==> flow/design.v <==
module cordic_stage 	(input [15:0] x,
			input [15:0] y,
			input [15:0]z,
			input mode,
			input reset,
			input clock,
			input [2:0] stage,
			output reg [15:0] x_out,
			output reg [15:0] y_out,
			output reg [15:0] z_out,
			output reg mode_out,
			output [2:0] stage_out);
		reg [15:0] atan;
		always @*
		begin
			case (stage) 
				3'b000 : atan = 16'b0_0000000_11001001;
				3'b001 : atan = 16'b0_0000000_01110110;
				3'b010 : atan = 16'b0_0000000_00111110;
				3'b011 : atan = 16'b0_0000000_00011111;
				3'b100 : atan = 16'b0_0000000_00001111;
				3'b101 : atan = 16'b0_0000000_00000111;
				3'b110 : atan = 16'b0_0000000_00000011;
				3'b111 : atan = 16'b0_0000000_00000001;
			endcase
		end
		assign stage_out = stage + 1;
		always @(posedge clock or negedge reset)
		begin
			if (~reset)
			begin
				x_out <= 0;
				y_out <= 0;
				z_out <= 0;
				mode_out <= 0;
			end
			else
			begin
				mode_out <= mode;
				if (mode == 0)
				begin
					if (z[15] == 0)
					begin
						case (x[15]^y[15])
							1'b0 : x_out <= (x[14:0] > (y[14:0] >> stage) ) ? 
									{x[15], x[14:0] - (y[14:0] >> stage)} :
									{~x[15],(y[14:0] >> stage) - x[14:0]}; 
							1'b1 : x_out <= {x[15], x[14:0] + (y[14:0] >> stage)};
						endcase
						case (x[15]^y[15])
							1'b1 : y_out <= (y[14:0] > (x[14:0] >> stage) ) ? 
									{y[15], y[14:0] - (x[14:0] >> stage)} :
									{~y[15],(x[14:0] >> stage) - y[14:0]}; 
							1'b0 : y_out <= {y[15], y[14:0] + (x[14:0] >> stage)};
						endcase
						z_out <= (z[14:0] > atan[14:0]) ? z - atan : {~z[15],atan[14:0] - z[14:0]};
					end
					else
					begin
						case (x[15]^y[15])
							1'b1 : x_out <= (x[14:0] > (y[14:0] >> stage) ) ? 
									{x[15], x[14:0] - (y[14:0] >> stage)} :
									{~x[15],(y[14:0] >> stage) - x[14:0]};
							1'b0 : x_out <= {x[15], x[14:0] + (y[14:0] >> stage)};
						endcase
						case (x[15]^y[15])
							1'b0 : y_out <= (y[14:0] > (x[14:0] >> stage) ) ? 
									{y[15], y[14:0] - (x[14:0] >> stage)} :
									{~y[15],(x[14:0] >> stage) - y[14:0]};
							1'b1 : y_out <= {y[15], y[14:0] + (x[14:0] >> stage)};
						endcase
						z_out <= (z[14:0] > atan[14:0]) ? z - atan : {~z[15],atan[14:0] - z[14:0]};
					end
				end
				else
				begin
					if (y[15] == 1)
					begin
						case (x[15]^y[15])
							1'b0 : x_out <= (x[14:0] > (y[14:0] >> stage) ) ? 
									{x[15], x[14:0] - (y[14:0] >> stage)} :
									{~x[15],(y[14:0] >> stage) - x[14:0]};
							1'b1 : x_out <= {x[15], x[14:0] + (y[14:0] >> stage)};
						endcase
						case (x[15]^y[15])
							1'b1 : y_out <= (y[14:0] > (x[14:0] >> stage) ) ? 
									{y[15], y[14:0] - (x[14:0] >> stage)} :
									{~y[15],(x[14:0] >> stage) - y[14:0]}; 
							1'b0 : y_out <= {y[15], y[14:0] + (x[14:0] >> stage)};
						endcase
						case (z[15])
							1'b0 : z_out <= (z[14:0] > atan[14:0]) ? 
									{z[15], z[14:0] - atan[14:0]} :
									{~z[15],atan[14:0] - z[14:0]};
							1'b1 : z_out <= {z[15], z[14:0] + atan[14:0]};
						endcase
					end
					else
					begin
						case (x[15]^y[15])
							1'b1 : x_out <= (x[14:0] > (y[14:0] >> stage) ) ? 
									{x[15], x[14:0] - (y[14:0] >> stage)} :
									{~x[15],(y[14:0] >> stage) - x[14:0]};
							1'b0 : x_out <= {x[15], x[14:0] + (y[14:0] >> stage)};
						endcase
						case (x[15]^y[15])
							1'b0 : y_out <= (y[14:0] > (x[14:0] >> stage) ) ? 
									{y[15], y[14:0] - (x[14:0] >> stage)} :
									{~y[15],(x[14:0] >> stage) - y[14:0]};
							1'b1 : y_out <= {y[15], y[14:0] + (x[14:0] >> stage)};
						endcase
						case (z[15])
							1'b1 : z_out <= (z[14:0] > atan[14:0]) ? 
									{z[15], z[14:0] - atan[14:0]} :
									{~z[15],atan[14:0] - z[14:0]}; 
							1'b0 : z_out <= {z[15], z[14:0] + atan[14:0]};
						endcase
					end
				end
			end
		end
endmodule
module cordic 	(input op_mode,
		input [15:0] x_coordinate,
		input [15:0] y_coordinate,
		input [15:0] rotate_amount,
		input clock,
		input reset,
		output reg [15:0] x_or_phase_out,
		output reg [15:0] y_or_size_out
		);
		reg [15:0] x_in;
		reg [15:0] y_in;
		reg [15:0] z_in;
		reg mode_in;
		wire [15:0] connections_x [7:0];
		wire [15:0] connections_y [7:0];
		wire [15:0] connections_z [7:0];
		wire connections_mode [7:0];
		wire [2:0] connections_stage [7:0];
		wire [15:0] outx;
		wire [15:0] outy;
		wire [15:0] outz;
		wire [32:0] holderx;
		wire [14:0] divx;
		wire [14:0] divy;
		wire [32:0] holdery;
		assign outx = connections_x[7];
		assign outy = connections_y[7];
		assign outz = connections_z[7];
		assign holderx = outx[14:0];
		assign divx = (holderx << 8) / 15'b00000001_10100101;
		assign holdery = outy[14:0];
		assign divy = (holdery << 8) / 15'b00000001_10100101;
		always @(posedge clock or negedge reset)
		begin
			if (~reset)
			begin
				x_in <= 0;
				y_in <= 0;
				z_in <= 0;
				x_or_phase_out <= 0;
				y_or_size_out <= 0;
			end
			else
			begin
				mode_in <= op_mode;
				if (connections_mode[7] == 0)
				begin
					x_or_phase_out <= {outx[15], divx};
					y_or_size_out <= {outy[15], divy};
				end
				else
				begin
					y_or_size_out <= {outx[15], divx};
					x_or_phase_out <= outz;
				end
				if(op_mode == 0)
				begin
					if (rotate_amount[14:0] <= (15'b0000011_00100100 >> 1))
					begin
						z_in <= rotate_amount;
						x_in <= x_coordinate;
						y_in <= y_coordinate;
					end
					else
					begin
						if (rotate_amount[15] == 1)
						begin
							x_in <= y_coordinate;
							y_in <= {~x_coordinate[15],x_coordinate[14:0]};
							z_in <= {rotate_amount[15],rotate_amount[14:0] - (15'b0000011_00100100 >> 1)};
						end
						else
						begin
							y_in <= x_coordinate;
							x_in <= {~y_coordinate[15],y_coordinate[14:0]};
							z_in <= rotate_amount - (16'b0_0000011_00100100>>1);
						end
					end
				end
				else
				begin
					if (x_coordinate[15] == 0)
					begin
						z_in <= 0;
						x_in <= x_coordinate;
						y_in <= y_coordinate;
					end
					else
					begin
						if (y_coordinate[15] == 0)
						begin
							x_in <= y_coordinate;
							y_in <= {~x_coordinate[15],x_coordinate[14:0]};
							z_in <= (16'b0_0000011_00100100 >> 1);
						end
						else
						begin
							y_in <= x_coordinate;
							x_in <= {~y_coordinate[15],y_coordinate[14:0]};
							z_in <= 16'b1_0000001_10010010;  
						end
					end
				end
			end
		end
		wire [2:0] gnd;
		assign gnd = 0;
		cordic_stage s0 (x_in, y_in, z_in, mode_in, reset, clock, gnd,
				 connections_x[0], connections_y[0], connections_z[0], connections_mode[0], connections_stage[0]);
		genvar i;
		generate
			for (i = 1; i < 8; i = i + 1) begin : stages
				cordic_stage  s0 (connections_x[i - 1],
							connections_y[i - 1],
							connections_z[i - 1],
							connections_mode[i - 1],
							reset,
							clock,
							connections_stage[i - 1],
							connections_x[i], 
							connections_y[i],
							connections_z[i],
							connections_mode[i],
							connections_stage[i]);
			end
		endgenerate
endmodule
==> reports on cordic <==
---- Step by step through the tools: cordic ----
Tool output for the design above before and after an edit, in the order of the flow.
"before" refers to lines of the RTL above, "after" to lines of the edited file.
"difference" is "after" less "before", of the values as shown; "relative change" is that difference over "before", in percent.
Library cell names are shortened.
The mark n/a stands for no value.
inputs
  top module .............................. cordic
  clock ................................... clock
  library ................................. sky130hd
  corner .................................. tt_025C_1v80

---- The edit ----
The edit as a unified diff against the file above.
This change comes from a script, not from a designer. The edited design behaves differently; no optimisation was intended.
begin of diff
@@ -33,9 +33,7 @@
 				y_out <= 0;
 				z_out <= 0;
-				mode_out <= 0;
 			end
 			else
 			begin
-				mode_out <= mode;
 				if (mode == 0)
 				begin
@@ -120,4 +118,5 @@
 			end
 		end
+		always @(*) mode_out = mode;
 endmodule
 module cordic 	(input op_mode,
end of diff

---- Elaborated design ----
Source: Yosys, flattened and elaborated. Widths are those after wreduce; folded enables and synchronous resets count as part of the registers. Registers that Yosys merges into a memory's read port (data or address) are not register bits. Print and check cells do not count. Equal cells are merged and count once.
Memory sizes are those after Yosys's memory passes, which may raise the word count (mostly to a power of two), join words into wider ones and drop unused or constant bits.
bit counts
  element                      before  after  difference  relative change (%)
  flip-flop bits (word level)  473     465    -8          -1.69
  bits in read-only memories   512     512    0           0.00
  memory cells                 8       8      0           0.00
  input port bits              51      51     0           0.00
  output and inout port bits   32      32     0           0.00
  elaborated cells             395     387    -8          -2.03
memories
  element                                       before                                                                  after
  shape (words x width / read and write ports)  8x8 r1 w0; 8x8 r1 w0; 8x8 r1 w0; 8x8 r1 w0; 8x8 r1 w0; 8x8 r1 w0; (+2)  8x8 r1 w0; 8x8 r1 w0; 8x8 r1 w0; 8x8 r1 w0; 8x8 r1 w0; 8x8 r1 w0; (+2)
A list marked (+n) leaves out that many cells.
operators by class
  element                     before  after  difference  relative change (%)
  add/sub/neg operators       79      79     0           0.00
  div/mod/pow operators       2       2      0           0.00
  order comparisons           25      25     0           0.00
  mux-type cells              201     201    0           0.00
  bitwise gates (word level)  42      42     0           0.00
operators by type and width
  cell                                              before  after  difference  relative change (%)
  2-to-1 mux 16 bit                                 137     137    0           0.00
  case mux 16 bit (select 2 bit)                    64      64     0           0.00
  inverter 1 bit                                    34      34     0           0.00
  subtractor 15 bit                                 18      18     0           0.00
  > comparator 15 bit                               10      10     0           0.00
  adder 15 bit                                      9       9      0           0.00
  subtractor 16 bit                                 8       8      0           0.00
  XOR 1 bit                                         8       8      0           0.00
  adder 15 x 10 -> 15 bit                           2       2      0           0.00
  adder 15 x 11 -> 15 bit                           2       2      0           0.00
  adder 15 x 12 -> 15 bit                           2       2      0           0.00
  adder 15 x 13 -> 15 bit                           2       2      0           0.00
  adder 15 x 14 -> 15 bit                           2       2      0           0.00
  adder 15 x 8 -> 15 bit                            2       2      0           0.00
  adder 15 x 9 -> 15 bit                            2       2      0           0.00
  divider 23 x 9 -> 33 bit (second input constant)  2       2      0           0.00
  > comparator 15 x 10 -> 1 bit                     2       2      0           0.00
  > comparator 15 x 11 -> 1 bit                     2       2      0           0.00
  > comparator 15 x 12 -> 1 bit                     2       2      0           0.00
  > comparator 15 x 13 -> 1 bit                     2       2      0           0.00
  > comparator 15 x 14 -> 1 bit                     2       2      0           0.00
  > comparator 15 x 8 -> 1 bit                      2       2      0           0.00
  > comparator 15 x 9 -> 1 bit                      2       2      0           0.00
  subtractor 10 x 15 -> 15 bit                      2       2      0           0.00
  subtractor 11 x 15 -> 15 bit                      2       2      0           0.00
  subtractor 12 x 15 -> 15 bit                      2       2      0           0.00
  subtractor 13 x 15 -> 15 bit                      2       2      0           0.00
  subtractor 14 x 15 -> 15 bit                      2       2      0           0.00
The list need not be complete.

---- Logic depth ----
Yosys ltp: most cells in a row. Word level: on the elaborated netlist, between registers, memories and ports. Mapped: between sequential cells and ports; inverters and the memories' decode and read muxes count.
logic depth
  element                       before  after  difference  relative change (%)
  depth after elaboration       5       5      0           0.00
  ABC_AREA                      1       1      n/a         n/a
  mapped depth                  119     116    -3          -2.52
  mapped depth without buffers  114     111    -3          -2.63

---- Netlist ----
Source: synth_stat.txt of the flow (Yosys; design flattened, memories mapped). It holds for the ABC_AREA given above (unset counts as 0); a run with the other value may have another netlist.
cells by type
  type      before  after  difference  relative change (%)
  nand2_1   1,827   1,884  +57         +3.12
  nor2_1    753     801    +48         +6.37
  inv_1     1,223   1,267  +44         +3.60
  o21ai_0   625     663    +38         +6.08
  nand2_4   83      50     -33         -39.76
  nand3_1   544     571    +27         +4.96
  clkbuf_1  181     202    +21         +11.60
  a31oi_1   31      51     +20         +64.52
  inv_2     63      48     -15         -23.81
  xor2_1    378     364    -14         -3.70
  nor2_4    35      24     -11         -31.43
  buf_6     6       17     +11         +183.33
  nand3_4   17      7      -10         -58.82
  buf_8     10      0      -10         -100.00
  nor3_1    117     108    -9          -7.69
  o211ai_1  64      55     -9          -14.06
  dfrtp_1   471     463    -8          -1.70
  a21oi_1   581     574    -7          -1.20
The list need not be complete.
mapped netlist
  element                            before    after     difference  relative change (%)
  cell count                         8,698     8,831     +133        +1.53
  chip area (Yosys) (um2)            58,193.3  57,895.5  -297.8      -0.51
  sequential part of the area (um2)  11,816.3  11,616.1  -200.2      -1.69
  mapped flip-flops                  472       464       -8          -1.69
  buffer cells                       213       232       +19         +8.92

---- Path before layout ----
OpenSTA on the mapped netlist: ideal clock, no wires. The path of least setup slack (recovery checks aside). Input and output delay are each 20% of the period. Register names are those of the netlist, which keeps one name where synthesis merged equal registers.
path post-synthesis
  element                        before                          after                            difference  relative change (%)
  path kind                      reg2reg                         reg2reg                          n/a         n/a
  from                           register stages[7].s0.x_out[7]  register stages[7].s0.x_out[11]  n/a         n/a
  to                             register y_or_size_out[0]       register y_or_size_out[0]        n/a         n/a
  period (ns)                    16.0                            16.0                             0.0         0.00
  setup time (ns)                0.116                           0.116                            0.000       n/a
  time at the first pin (ns)     0.000                           0.000                            0.000       n/a
  arrival time (ns)              11.277                          11.281                           +0.004      +0.04
  data required time (ns)        15.884                          15.884                           0.000       0.00
  path slack (ns)                4.607                           4.602                            -0.005      n/a
  path delay (ns)                11.393                          11.397                           +0.004      +0.04
  driving pins on the path       107                             105                              -2          -1.87
  buffers on the path            8                               9                                +1          +12.50
  synthesis period reached (ns)  11.393                          11.398                           +0.005      +0.04
"path delay" is the arrival time less input delay plus setup time.
"driving pins on the path" counts driving pins, that of a launching flip-flop among them; a cell with two outputs on the path counts twice.
"synthesis period reached" is the clock period less the worst setup slack; recovery checks do not enter. This is arithmetic on one report: input and output delays are still those of the set period (20% each).
Between the ends stands the longest chain of elaborated cells between them, by number of cells; it is not shown to be the way that was timed. Of several equally long chains one is given.
Each line given opens the expression or statement behind the cell; cells for indexed reads and writes are added by Yosys, which also makes memories of some case tables.
At most two assigning lines are given for a register; there are more.
on the way, post-synthesis, before
  cell sequence ........................... dfrtp_1 -> o21ai_2 -> nand2_2 -> nand2_2 -> nand2_2 -> nand2_1 -> nand2_1 -> nor2_4 -> nand2_4 -> nand2_4 -> nand2_4 -> buf_12 -> nand2_1 -> nand3_2 -> nand2_2 -> nand2_2 -> nand3_4 -> nand2_4 -> (+71 left out) -> buf_6 -> ha_1 -> nand3_1 -> nand2_1 -> nor2_1 -> nand2_1 -> nand2_1 -> nand2_1 -> nand2_1 -> nand2_1 -> nand2_1 -> nand2_1 -> nor2_1 -> nand2_1 -> nor2_1 -> nand2_1 -> nand2_1 -> nand2_1
  length of the longest elaborated chain .. 2
  elaborated cells between the ends (all ways) .. 2
  RTL lines with such cells ............... 2
  classes of those cells .................. div (1); mux (1)
RTL lines, path post-synthesis, before
  element                   line  RTL
  start: declaration        8     output reg [15:0] x_out,
  start: assignment         45    1'b0 : x_out <= (x[14:0] > (y[14:0] >> stage) ) ?
  start: assignment         48    1'b1 : x_out <= {x[15], x[14:0] + (y[14:0] >> stage)};
  divider 23 x 9 -> 33 bit  152   assign divx = (holderx << 8) / 15'b00000001_10100101;
  2-to-1 mux 16 bit         168   if (connections_mode[7] == 0)
  end: assignment           171   y_or_size_out <= {outy[15], divy};
  end: assignment           175   y_or_size_out <= {outx[15], divx};
  end: declaration          130   output reg [15:0] y_or_size_out
on the way, post-synthesis, after
  cell sequence ........................... dfrtp_1 -> buf_2 -> o21ai_1 -> nand3_2 -> nand2_2 -> nand2_1 -> nand2_1 -> nand2_2 -> nand2_2 -> nand2_2 -> nand2_4 -> nand2_2 -> buf_6 -> nand2_1 -> nand2_1 -> nand2_1 -> nor2_1 -> a21oi_4 -> (+69 left out) -> buf_6 -> ha_1 -> nand3_1 -> nand2_1 -> nand2_1 -> nand2_1 -> nand2_1 -> nand2_1 -> nand2_1 -> nand2_1 -> nand2_2 -> nand2_1 -> inv_1 -> nand3_1 -> nor2_1 -> nand2_1 -> nand2_1 -> nand2_1
  length of the longest elaborated chain .. 2
  elaborated cells between the ends (all ways) .. 2
  RTL lines with such cells ............... 2
  classes of those cells .................. div (1); mux (1)
RTL lines, path post-synthesis, after
  element                   line  RTL
  start: declaration        8     output reg [15:0] x_out,
  start: assignment         43    1'b0 : x_out <= (x[14:0] > (y[14:0] >> stage) ) ?
  start: assignment         46    1'b1 : x_out <= {x[15], x[14:0] + (y[14:0] >> stage)};
  divider 23 x 9 -> 33 bit  151   assign divx = (holderx << 8) / 15'b00000001_10100101;
  2-to-1 mux 16 bit         167   if (connections_mode[7] == 0)
  end: assignment           170   y_or_size_out <= {outy[15], divy};
  end: assignment           174   y_or_size_out <= {outx[15], divx};
  end: declaration          129   output reg [15:0] y_or_size_out

---- Timing after layout ----
From the final timing report of the runs of set A: the path of least setup slack in the routed layout; clock arrival at registers is part of the times.
path after layout
  element                     before                          after                           difference  relative change (%)
  path kind                   reg2reg                         reg2reg                         n/a         n/a
  from                        register stages[7].s0.x_out[6]  register stages[7].s0.y_out[7]  n/a         n/a
  to                          register x_or_phase_out[0]      register y_or_size_out[0]       n/a         n/a
  period (ns)                 13.8                            13.8                            0.0         0.00
  setup time (ns)             0.11                            0.11                            0.00        n/a
  time at the first pin (ns)  0.66                            0.70                            +0.04       +6.06
  arrival time (ns)           13.03                           13.03                           0.00        0.00
  data required time (ns)     14.34                           14.36                           +0.02       +0.14
  path slack (ns)             1.31                            1.33                            +0.02       n/a
  driving pins on the path    102                             93                              -9          -8.82
  buffers on the path         1                               2                               +1          +100.00
Between the ends stands the longest chain of elaborated cells between them, by number of cells; it is not shown to be the way that was timed. Of several equally long chains one is given.
At most two assigning lines are given for a register; there are more.
on the way, after layout, before
  cell sequence ........................... dfrtp_1 -> o21ai_2 -> nand2_2 -> nand2_2 -> nand2_2 -> nand2_1 -> nand2_1 -> nor2_4 -> nand2_4 -> nand2_4 -> nand2_4 -> nand2_1 -> nand2_1 -> inv_1 -> nand2_2 -> nand2_2 -> nand3_4 -> nand2_8 -> (+66 left out) -> nand2_2 -> nand2_4 -> nand2_8 -> ha_1 -> nand3_1 -> nand2_1 -> nor2_1 -> nor2_1 -> nand2_1 -> o21ai_0 -> nand3_1 -> nand2_1 -> nor2_1 -> nand2_1 -> nor2_1 -> nand2_1 -> nand2_1 -> nand2_1
  length of the longest elaborated chain .. 2
  elaborated cells between the ends (all ways) .. 2
  RTL lines with such cells ............... 2
  classes of those cells .................. div (1); mux (1)
RTL lines, path after layout, before
  element                   line  RTL
  start: declaration        8     output reg [15:0] x_out,
  start: assignment         45    1'b0 : x_out <= (x[14:0] > (y[14:0] >> stage) ) ?
  start: assignment         48    1'b1 : x_out <= {x[15], x[14:0] + (y[14:0] >> stage)};
  divider 23 x 9 -> 33 bit  152   assign divx = (holderx << 8) / 15'b00000001_10100101;
  2-to-1 mux 16 bit         168   if (connections_mode[7] == 0)
  end: assignment           170   x_or_phase_out <= {outx[15], divx};
  end: assignment           176   x_or_phase_out <= outz;
  end: declaration          129   output reg [15:0] x_or_phase_out,
on the way, after layout, after
  cell sequence ........................... dfrtp_1 -> o21ai_2 -> nand2_2 -> nand2_4 -> nand2_4 -> nand2_1 -> nand2_2 -> nor2_2 -> nand2_2 -> nand2_4 -> nand2_4 -> nand2_2 -> a21oi_1 -> a21oi_4 -> nand2_4 -> nand2_4 -> inv_2 -> nor2_4 -> (+57 left out) -> nand2_1 -> nand2_1 -> nand2_4 -> nand2_8 -> ha_1 -> nand3b_2 -> nand2_2 -> nand2_1 -> nand2_4 -> nand2_4 -> nand2_1 -> nand2_1 -> nor2_2 -> nand2_1 -> nor2_1 -> nand2_1 -> nand2_1 -> nand2_1
  length of the longest elaborated chain .. 2
  elaborated cells between the ends (all ways) .. 2
  RTL lines with such cells ............... 2
  classes of those cells .................. div (1); mux (1)
RTL lines, path after layout, after
  element                   line  RTL
  start: declaration        9     output reg [15:0] y_out,
  start: assignment         49    1'b1 : y_out <= (y[14:0] > (x[14:0] >> stage) ) ?
  start: assignment         52    1'b0 : y_out <= {y[15], y[14:0] + (x[14:0] >> stage)};
  divider 23 x 9 -> 33 bit  153   assign divy = (holdery << 8) / 15'b00000001_10100101;
  2-to-1 mux 16 bit         167   if (connections_mode[7] == 0)
  end: assignment           170   y_or_size_out <= {outy[15], divy};
  end: assignment           174   y_or_size_out <= {outx[15], divx};
  end: declaration          129   output reg [15:0] y_or_size_out

---- Measured runs ----
Runs of the flow (Yosys, OpenROAD) on both versions; the two runs of a pair have the same settings. The constraints put input and output delay at 20% of the set period each and load the outputs with 0.01 pF.
settings, set A
  ABC_AREA ................................ 1
  CORE_UTILIZATION ........................ 40
  period_ns ............................... 13.8
  CAP_MARGIN .............................. 20
  CORE_MARGIN ............................. 2
  SLEW_MARGIN ............................. 20
results, set A
  element                                       before     after      difference  relative change (%)
  chip area after synthesis (Yosys) (um2)       58,193.3   57,895.5   -297.8      -0.51
  full die area (um2)                           148,549.0  147,798.0  -751.0      -0.51
  standard-cell area of the final layout (um2)  63,034.2   62,872.8   -161.4      -0.26
  utilization after layout                      0.438      0.438      0.000       n/a
  setup slack of the critical path (ns)         1.313      1.332      +0.019      n/a
  sum of negative setup slack (ns)              0.000      0.000      0.000       n/a
  lowest hold slack (ns)                        0.443      0.450      +0.007      n/a
  period reached (ns)                           12.487     12.468     -0.019      -0.15
settings, set B
  ABC_AREA ................................ 1
  CORE_ASPECT_RATIO ....................... 1.93
  CORE_UTILIZATION ........................ 37
  GPL_TIMING_DRIVEN ....................... 1
  MAX_ROUTING_LAYER ....................... met4
  PLACE_DENSITY_LB_ADDON .................. 0.03
  SETUP_SLACK_MARGIN ...................... 0.7
  period_ns ............................... 10.4
  CAP_MARGIN .............................. 20
  CORE_MARGIN ............................. 2
  SLEW_MARGIN ............................. 20
results, set B
  element                                       before     after      difference  relative change (%)
  chip area after synthesis (Yosys) (um2)       58,193.3   57,895.5   -297.8      -0.51
  full die area (um2)                           160,639.0  159,826.0  -813.0      -0.51
  standard-cell area of the final layout (um2)  72,997.5   73,324.1   +326.6      +0.45
  utilization after layout                      0.467      0.472      +0.005      n/a
  setup slack of the critical path (ns)         -0.818     -0.715     +0.103      n/a
  sum of negative setup slack (ns)              -2.916     -2.313     +0.603      n/a
  lowest hold slack (ns)                        0.425      0.436      +0.011      n/a
  period reached (ns)                           11.218     11.115     -0.103      -0.92
"period reached": clock period set for the run, less the worst setup slack. It is reckoned from that one timing run; input and output delays stay at 20% of the period that was set.
